==> flow/design.v <==
module alu(
    output[16 - 1:0] data_out,
	 output 							  valid_out,
	 output 							  cmd_out,
	 input [16 - 1:0] data_in,
	 input 							  valid_in,
	 input 							  cmd_in,
	 output 									 amm_read,
	 output[8 - 1:0] amm_address,
	 input [8 - 1:0] amm_readdata,
	 input 									 amm_waitrequest,
	 input[1:0] 							 amm_response,
	 input clk,
	 input rst_n
    );
	reg[2:0] state;
	reg[5:0] nof_operands; 				 
	reg[3:0] opcode; 						 
	reg[7:0] operand[0:63];				 
	reg error;								 
	reg[11:0] result;						 
	reg[5:0] last_index;					 
	reg[5:0] current_index;				 
	reg[5:0] nof;							 
	reg      first_indirect;			 
	reg[7:0] shiftop1, shiftop2;
	wire[1:0] mod = data_in[9:8];		 
	wire[7:0] operand_dir = data_in[7:0];
	wire[7:0] cur_address = operand[current_index];
	wire      bad_address = (cur_address > 'h0F && cur_address < 'h30) || (cur_address > 'h7F && cur_address < 'hA0);
	wire      payload_beat = valid_in && !cmd_in;
	always @(posedge clk) begin
		if(!rst_n) begin
			state <= 3'd0;
		end
		else begin
		case(state)
			3'd0: begin
						if(cmd_in == 1 && valid_in == 1) begin
							opcode <= data_in[11:8];
							nof_operands <= data_in[5:0];
							nof <= data_in[5:0];
							last_index <= 0;
							current_index <= 0;
							first_indirect <= 0;
							shiftop1 <= 0;
							shiftop2 <= 0;
							error <= 0;
							result <= (data_in[11:8] == 1) ? 12'hFFF : 12'h000;
							state <= 3'd1;
							if(data_in[5:0] == 0) begin
								error <= 1;
								state <= 3'd2;
							end
							if(data_in[5:0] != 1 && (data_in[11:8] == 4 || data_in[11:8] == 5 || data_in[11:8] == 6 || data_in[11:8] == 7)) begin
								error <= 1;
								state <= 3'd2;
							end
							if(data_in[5:0] != 2 && (data_in[11:8] == 8 || data_in[11:8] == 9))
								error <= 1;
						end
			end
			3'd1: begin
						if(payload_beat) begin
							if(mod == 2'b00) begin
								case(opcode)
									0: result <= result + operand_dir;
									1: result <= result & operand_dir;
									2:  result <= result | operand_dir;
									3: result <= result ^ operand_dir;
									4: result <= ~{4'b0, operand_dir};
									5: result <= operand_dir + 12'd1;
									6: result <= operand_dir - 12'd1;
									7: result <= ~{4'b0, operand_dir} + 12'd1;
									8, 9: begin
										if(nof == nof_operands) shiftop1 <= operand_dir;
										else shiftop2 <= operand_dir;
									end
									default: ;
								endcase
							end
							if(mod == 2'b01) begin
								operand[last_index] <= operand_dir;
								last_index <= last_index + 1;
								if(nof == nof_operands) first_indirect <= 1;
							end
							nof <= nof - 1;
							if(nof == 1) begin
								if(error || (last_index == 0 && mod != 2'b01))
									state <= 3'd2;
								else
									state <= 3'd4;
							end
						end
			end
			3'd4: begin
				if(bad_address) begin
					error <= 1;
					state <= 3'd2;
				end
				else if(amm_waitrequest == 0) begin
					if(amm_response != 2'b00) begin
						error <= 1;
						state <= 3'd2;
					end
					else begin
						current_index <= current_index + 1;
						case(opcode)
							0: result <= result + amm_readdata;
							1: result <= result & amm_readdata;
							2:  result <= result | amm_readdata;
							3: result <= result ^ amm_readdata;
							4: result <= ~{4'b0, amm_readdata};
							5: result <= amm_readdata + 12'd1;
							6: result <= amm_readdata - 12'd1;
							7: result <= ~{4'b0, amm_readdata} + 12'd1;
							8, 9: begin
								if(first_indirect && current_index == 0) shiftop1 <= amm_readdata;
								else shiftop2 <= amm_readdata;
							end
							default: ;
						endcase
						if(current_index + 1 == last_index)
							state <= 3'd2;
					end
				end
			end
			3'd2: state <= 3'd3;
			default: state <= 3'd0;
		endcase
		end
	end
	reg[16 - 1:0]  		reg_data_out;
	reg 							  		reg_valid_out;
	reg 							  		reg_cmd_out;
	reg[11:0]                     final_result;
	always @(*) begin
		final_result = result;
		if(opcode == 4 || opcode == 7)
			final_result = {4'b0, result[7:0]};
		if(opcode == 8)
			final_result = {4'b0, shiftop1} >> shiftop2;
		if(opcode == 9)
			final_result = {4'b0, shiftop1 << shiftop2};
		if(error == 1)
			final_result = 12'hBAD;
		reg_data_out = 0;
		reg_valid_out = 0;
		reg_cmd_out = 0;
		if(state == 3'd2) begin
			reg_data_out[4] = error;
			reg_data_out[3:0] = opcode;
			reg_valid_out = 1;
			reg_cmd_out = 1;
		end
		if(state == 3'd3) begin
			reg_data_out[11:0] = final_result;
			reg_valid_out = 1;
		end
	end
	assign data_out = reg_data_out;
	assign valid_out = reg_valid_out;
	assign cmd_out = reg_cmd_out;
	assign amm_address = cur_address;
	assign amm_read = (state == 3'd4) && !bad_address;
endmodule
# From RTL to reports: alu
# What the tools print for alu, step after step.
# Line numbers count from 1 in the design file above.
# Cell names lack the library's common part.
# A cell with n/a has no value.
[setup] top_module="alu" clock_port="clk" lib="sky130hd" corner="tt_025C_1v80"

# After elaboration
# Yosys after proc, flatten, opt, wreduce and memory -nomap, before mapping. Print and check cells are not counted. Equal cells are merged and count once.
# Memory sizes are those after Yosys's memory passes, which may raise the word count (mostly to a power of two), join words into wider ones and drop unused or constant bits.
[word_totals] reg_bits=61 memories=1 clocked_rd_ports_x_width=8 out_inout_bits=27 inputBits=31 ram_bits=512
[mem_list] memory="operand" size=64 word_bits=8 read_ports=1 write_ports=1 line=19 rtl="reg[7:0] operand[0:63];"
[classes] addsub=11 mux=88 logic=8 compare=4 reduce_logical=39 eq_ne=46 shift=2
[op_table] cell="parallel mux 12 bit (select 8 bit)" count=2
[op_table] cell="two-way mux 8 bit" count=23
[op_table] cell="two-way mux 12 bit" count=12
[op_table] cell="two-way mux 6 bit" count=13
[op_table] cell="parallel mux 8 bit (select 3 bit)" count=2
[op_table] cell="parallel mux 12 bit (select 3 bit)" count=1
[op_table] cell="parallel mux 6 bit (select 2 bit)" count=3
[op_table] cell="== test 4 x 3 -> 1 bit (second input constant)" count=8
[op_table] cell="!= test 2 bit (second input constant)" count=14
[op_table] cell="adder 12 x 1 -> 12 bit (second input constant)" count=2
[op_table] cell="adder 12 x 8 -> 12 bit" count=2
[op_table] cell="AND 12 x 8 -> 12 bit" count=2
[op_table] cell="OR 12 x 8 -> 12 bit" count=2
[op_table] cell="bitwise XOR 12 x 8 -> 12 bit" count=2
[op_table] cell="AND reduction 12 bit" count=2
[op_table] cell="inverter 8 -> 12 bit" count=2
[op_table] cell="two-way mux 3 bit" count=8
[op_table] cell="zero test 6 bit" count=3
[op_table] cell="adder 8 x 1 -> 9 bit (second input constant)" count=2
[op_table] cell="subtractor 8 x 1 -> 9 bit (second input constant)" count=2
[op_table] cell="!= test 9 bit (second input constant)" count=2
[op_table] cell="two-way mux 1 bit" count=18
[op_table] cell="== test 4 bit (second input constant)" count=4
[op_table] cell="AND reduction 5 bit" count=3
[op_table] cell="AND reduction 6 bit" count=2
[op_table] cell=">> shifter 8 x 8 -> 12 bit" count=1
[op_table] cell="parallel mux 3 bit (select 4 bit)" count=1
[op_table] cell="AND reduction 10 bit" count=1
# Other operator kinds: 36; their cells: 59.

# Logic depth
# Depth = most cells in a row (Yosys ltp): at word level without a register or memory, in the mapped netlist without a sequential cell, where the memories' decode and read muxes count.
[depth] word_depth=9 abc_area=0 ltp_mapped=14 mapped_depth_nobuf=11

# Mapped cells and area
# The flow's flattened synthesis, as Yosys stat reports it; memories are mapped. The netlist is that of the ABC_AREA named above (0 if unset); the other value can give another one.
# Totals and module areas in this step are rounded.
[by_type] cell_type="edfxtp_1" count=570 area_total_um2=1.71E+04
[by_type] cell_type="mux4_2" count=150 area_total_um2=3378.24
[by_type] cell_type="ha_1" count=44 area_total_um2=550.528
[by_type] cell_type="nor2_1" count=135 area_total_um2=506.736
[by_type] cell_type="o21ai_0" count=84 area_total_um2=420.403
[by_type] cell_type="nand2_1" count=103 area_total_um2=386.621
[by_type] cell_type="a21oi_1" count=69 area_total_um2=345.331
[by_type] cell_type="xnor2_1" count=39 area_total_um2=341.578
[by_type] cell_type="clkbuf_1" count=63 area_total_um2=236.477
[by_type] cell_type="mux2i_1" count=23 area_total_um2=230.221
[by_type] cell_type="dfxtp_1" count=11 area_total_um2=220.211
[by_type] cell_type="nand3_1" count=38 area_total_um2=190.182
[by_type] cell_type="inv_1" count=50 area_total_um2=187.68
[by_type] cell_type="nor3_1" count=29 area_total_um2=145.139
[by_type] cell_type="buf_6" count=11 area_total_um2=123.869
[by_type] cell_type="xor2_1" count=14 area_total_um2=122.618
[by_type] cell_type="nor2b_1" count=17 area_total_um2=106.352
[by_type] cell_type="a222oi_1" count=10 area_total_um2=100.096
# Other cell types: 52; their cells: 270.
[synth_totals] seqArea_mm2=0.017 mapped_cells=1730 ff_cells=581 synth_area_mm2=0.027

# Timing after synthesis
# Path of least setup slack by OpenSTA after synthesis, without wires, with an ideal clock, recovery checks aside; 20% of the period is set as input and as output delay. Where synthesis merged equal registers, the netlist keeps one of their names.
[synth_path] kind="register -> output" startpoint="register (name not given)" endpoint="output port amm_address[0]" path_slack_ns=5.035 t_arrival_ns=2.965 clock_period_ns=10.0 stages=9 path_delay_ns=2.965 output_delay_ns=2.000 synth_period_reached_ns=4.965
# "path_delay_ns" is the arrival time less input delay plus setup time.
# A path that ends at an output port has no setup time.
# "stages": output pins that drive a net of the path, with the launching flip-flop's if there is one; two outputs of one cell count as two.
# "synth_period_reached_ns" = period - worst setup slack (recovery checks aside). The figure is calculated, with input and output delays left at 20% of the set period.
[synth_via] path_cell_list="dfxtp_1 buf_2 buf_2 buf_2 clkbuf_1 buf_1 mux4_2 mux4_2 mux4_2"
[synth_rtl] item="end, declared" line=9 rtl="output[8 - 1:0] amm_address,"
# Chain of elaborated cells between the ends: none given.

# Path in the finished layout
# From the final timing report of run 1: the path of least setup slack in the routed layout; clock arrival at registers is part of the times.
[layout_path] kind="register -> output" startpoint="register (name not given)" endpoint="output port amm_address[1]" clock_period_ns=4.57 stages=9 path_slack_ns=0.20 t_arrival_ns=3.46 output_delay_ns=0.91
[layout_via] path_cell_list="dfxtp_4 buf_12 buf_12 buf_12 buf_8 mux4_2 mux4_2 mux4_2 buf_6"
[layout_rtl] item="end, declared" line=9 rtl="output[8 - 1:0] amm_address,"
# Chain of elaborated cells between the ends: none given.

Wiki page: alu / flow data

Stored flow runs of alu (4 of them; Yosys, OpenROAD, sky130hd). They differ in their settings and are not a sequence. Constraints: input delay and output delay 20% of the set period each, output load 0.01 pF.
"clock_period_reached_ns": clock period set for the run, less the worst setup slack. It is reckoned from that one timing run; input and output delays stay at 20% of the period that was set.
By "worst_path_time_ns" is meant the share of the clock period that the worst setup path is allowed (20% is reserved at inputs, 20% at outputs), minus its slack. Clock arrival times at its registers enter into it.
"power.total_w": no workload was simulated; the value follows from the tool's default switching activity.
The measured numbers are rounded.

[flow] run 1: files
==> flow/run.sh <==
#!/bin/bash
# the make line also repeats the synthesis and layout settings of config.mk as NAME=value (left out here)
make -C /OpenROAD-flow-scripts/flow DESIGN_CONFIG=/design/flow/config.mk WORK_HOME=/design/flow/orfs CLKGATE_MAP_FILE= finish
==> flow/config.mk <==
export PLATFORM = sky130hd
export DESIGN_NAME = alu
export DESIGN_NICKNAME = alu
export VERILOG_FILES = /design/flow/design.v
export SDC_FILE = /design/flow/constraint.sdc
export NUM_CORES = 4
export LEC_CHECK = 0
export CAP_MARGIN = 10
export CELL_PAD_IN_SITES_GLOBAL_PLACEMENT = 3
export CORE_ASPECT_RATIO = 0.61
export CORE_MARGIN = 2
export CORE_UTILIZATION = 41
export CTS_CLUSTER_DIAMETER = 71
export CTS_CLUSTER_SIZE = 43
export GPL_ROUTABILITY_DRIVEN = 0
export MAX_ROUTING_LAYER = met5
export PLACE_DENSITY_LB_ADDON = 0.18
export SETUP_SLACK_MARGIN = 0.42
export SLEW_MARGIN = 20
==> flow/constraint.sdc <==
create_clock -name core_clock -period 4.57 [get_ports {clk}]
set_input_delay 0.9140 -clock core_clock [delete_from_list [all_inputs] [get_ports {clk}]]
set_output_delay 0.9140 -clock core_clock [all_outputs]
set_load 0.01 [all_outputs]

[flow] run 1: metrics
[metrics] setup_ws_ns = 0.20
[metrics] layout_stdcell_area_mm2 = 0.031
[metrics] clock_period_reached_ns = 4.372
[metrics] setup_tns_ns = 0.000
[metrics] worst_path_time_ns = 3.46
[metrics] critical_path_kind = register -> output
[metrics] final_die_area_mm2 = 0.067
[metrics] ys_area_mm2 = 0.027
[metrics] layout_utilization_frac = 0.49
[metrics] timing.hold.ws_ns = 0.55
[metrics] power.total_w = 0.011

[flow] run 2: files
==> flow/run.sh <==
#!/bin/bash
# the make line also repeats the synthesis and layout settings of config.mk as NAME=value (left out here)
make -C /OpenROAD-flow-scripts/flow DESIGN_CONFIG=/design/flow/config.mk WORK_HOME=/design/flow/orfs CLKGATE_MAP_FILE= finish
==> flow/config.mk <==
export PLATFORM = sky130hd
export DESIGN_NAME = alu
export DESIGN_NICKNAME = alu
export VERILOG_FILES = /design/flow/design.v
export SDC_FILE = /design/flow/constraint.sdc
export NUM_CORES = 4
export LEC_CHECK = 0
export ABC_AREA = 0
export CAP_MARGIN = 20
export CELL_PAD_IN_SITES_DETAIL_PLACEMENT = 0
export CELL_PAD_IN_SITES_GLOBAL_PLACEMENT = 0
export CORE_MARGIN = 2
export CORE_UTILIZATION = 53
export CTS_CLUSTER_DIAMETER = 394
export CTS_CLUSTER_SIZE = 58
export GPL_ROUTABILITY_DRIVEN = 0
export GPL_TIMING_DRIVEN = 0
export PLACE_DENSITY = 0.85
export SETUP_SLACK_MARGIN = 0.01
export SLEW_MARGIN = 0
export TNS_END_PERCENT = 70
==> flow/constraint.sdc <==
create_clock -name core_clock -period 7.4 [get_ports {clk}]
set_input_delay 1.4800 -clock core_clock [delete_from_list [all_inputs] [get_ports {clk}]]
set_output_delay 1.4800 -clock core_clock [all_outputs]
set_load 0.01 [all_outputs]

[flow] run 2: metrics
[metrics] setup_ws_ns = 0.33
[metrics] layout_stdcell_area_mm2 = 0.029
[metrics] clock_period_reached_ns = 7.065
[metrics] setup_tns_ns = 0.000
[metrics] worst_path_time_ns = 5.59
[metrics] critical_path_kind = register -> output
[metrics] final_die_area_mm2 = 0.052
[metrics] ys_area_mm2 = 0.027
[metrics] layout_utilization_frac = 0.57
[metrics] timing.hold.ws_ns = 0.60
[metrics] power.total_w = 0.0056

[flow] run 3: files
==> flow/run.sh <==
#!/bin/bash
# the make line also repeats the synthesis and layout settings of config.mk as NAME=value (left out here)
make -C /OpenROAD-flow-scripts/flow DESIGN_CONFIG=/design/flow/config.mk WORK_HOME=/design/flow/orfs CLKGATE_MAP_FILE= finish
==> flow/config.mk <==
export PLATFORM = sky130hd
export DESIGN_NAME = alu
export DESIGN_NICKNAME = alu
export VERILOG_FILES = /design/flow/design.v
export SDC_FILE = /design/flow/constraint.sdc
export NUM_CORES = 4
export LEC_CHECK = 0
export ABC_AREA = 0
export CAP_MARGIN = 25
export CELL_PAD_IN_SITES_DETAIL_PLACEMENT = 1
export CORE_MARGIN = 8
export CORE_UTILIZATION = 40
export CTS_CLUSTER_DIAMETER = 268
export HOLD_SLACK_MARGIN = 0.27
export MIN_ROUTING_LAYER = met2
export PLACE_DENSITY = 0.6
export SLEW_MARGIN = 20
==> flow/constraint.sdc <==
create_clock -name core_clock -period 5.68 [get_ports {clk}]
set_input_delay 1.1360 -clock core_clock [delete_from_list [all_inputs] [get_ports {clk}]]
set_output_delay 1.1360 -clock core_clock [all_outputs]
set_load 0.01 [all_outputs]

[flow] run 3: metrics
[metrics] setup_ws_ns = 0.17
[metrics] layout_stdcell_area_mm2 = 0.03
[metrics] clock_period_reached_ns = 5.514
[metrics] setup_tns_ns = 0.000
[metrics] worst_path_time_ns = 4.38
[metrics] critical_path_kind = register -> output
[metrics] final_die_area_mm2 = 0.075
[metrics] ys_area_mm2 = 0.027
[metrics] layout_utilization_frac = 0.46
[metrics] timing.hold.ws_ns = 0.54
[metrics] power.total_w = 0.0095

[flow] run 4: files
==> flow/run.sh <==
#!/bin/bash
# the make line also repeats the synthesis and layout settings of config.mk as NAME=value (left out here)
make -C /OpenROAD-flow-scripts/flow DESIGN_CONFIG=/design/flow/config.mk WORK_HOME=/design/flow/orfs CLKGATE_MAP_FILE= finish
==> flow/config.mk <==
export PLATFORM = sky130hd
export DESIGN_NAME = alu
export DESIGN_NICKNAME = alu
export VERILOG_FILES = /design/flow/design.v
export SDC_FILE = /design/flow/constraint.sdc
export NUM_CORES = 4
export LEC_CHECK = 0
export CAP_MARGIN = 20
export CELL_PAD_IN_SITES_GLOBAL_PLACEMENT = 3
export CORE_ASPECT_RATIO = 0.61
export CORE_MARGIN = 2
export CORE_UTILIZATION = 41
export GPL_ROUTABILITY_DRIVEN = 0
export MAX_ROUTING_LAYER = met5
export PLACE_DENSITY_LB_ADDON = 0.14
export SLEW_MARGIN = 20
==> flow/constraint.sdc <==
create_clock -name core_clock -period 4.92 [get_ports {clk}]
set_input_delay 0.9840 -clock core_clock [delete_from_list [all_inputs] [get_ports {clk}]]
set_output_delay 0.9840 -clock core_clock [all_outputs]
set_load 0.01 [all_outputs]

[flow] run 4: metrics
[metrics] setup_ws_ns = 0.11
[metrics] layout_stdcell_area_mm2 = 0.031
[metrics] clock_period_reached_ns = 4.811
[metrics] setup_tns_ns = 0.000
[metrics] worst_path_time_ns = 3.83
[metrics] critical_path_kind = register -> output
[metrics] final_die_area_mm2 = 0.067
[metrics] ys_area_mm2 = 0.027
[metrics] layout_utilization_frac = 0.48
[metrics] timing.hold.ws_ns = 0.64
[metrics] power.total_w = 0.011
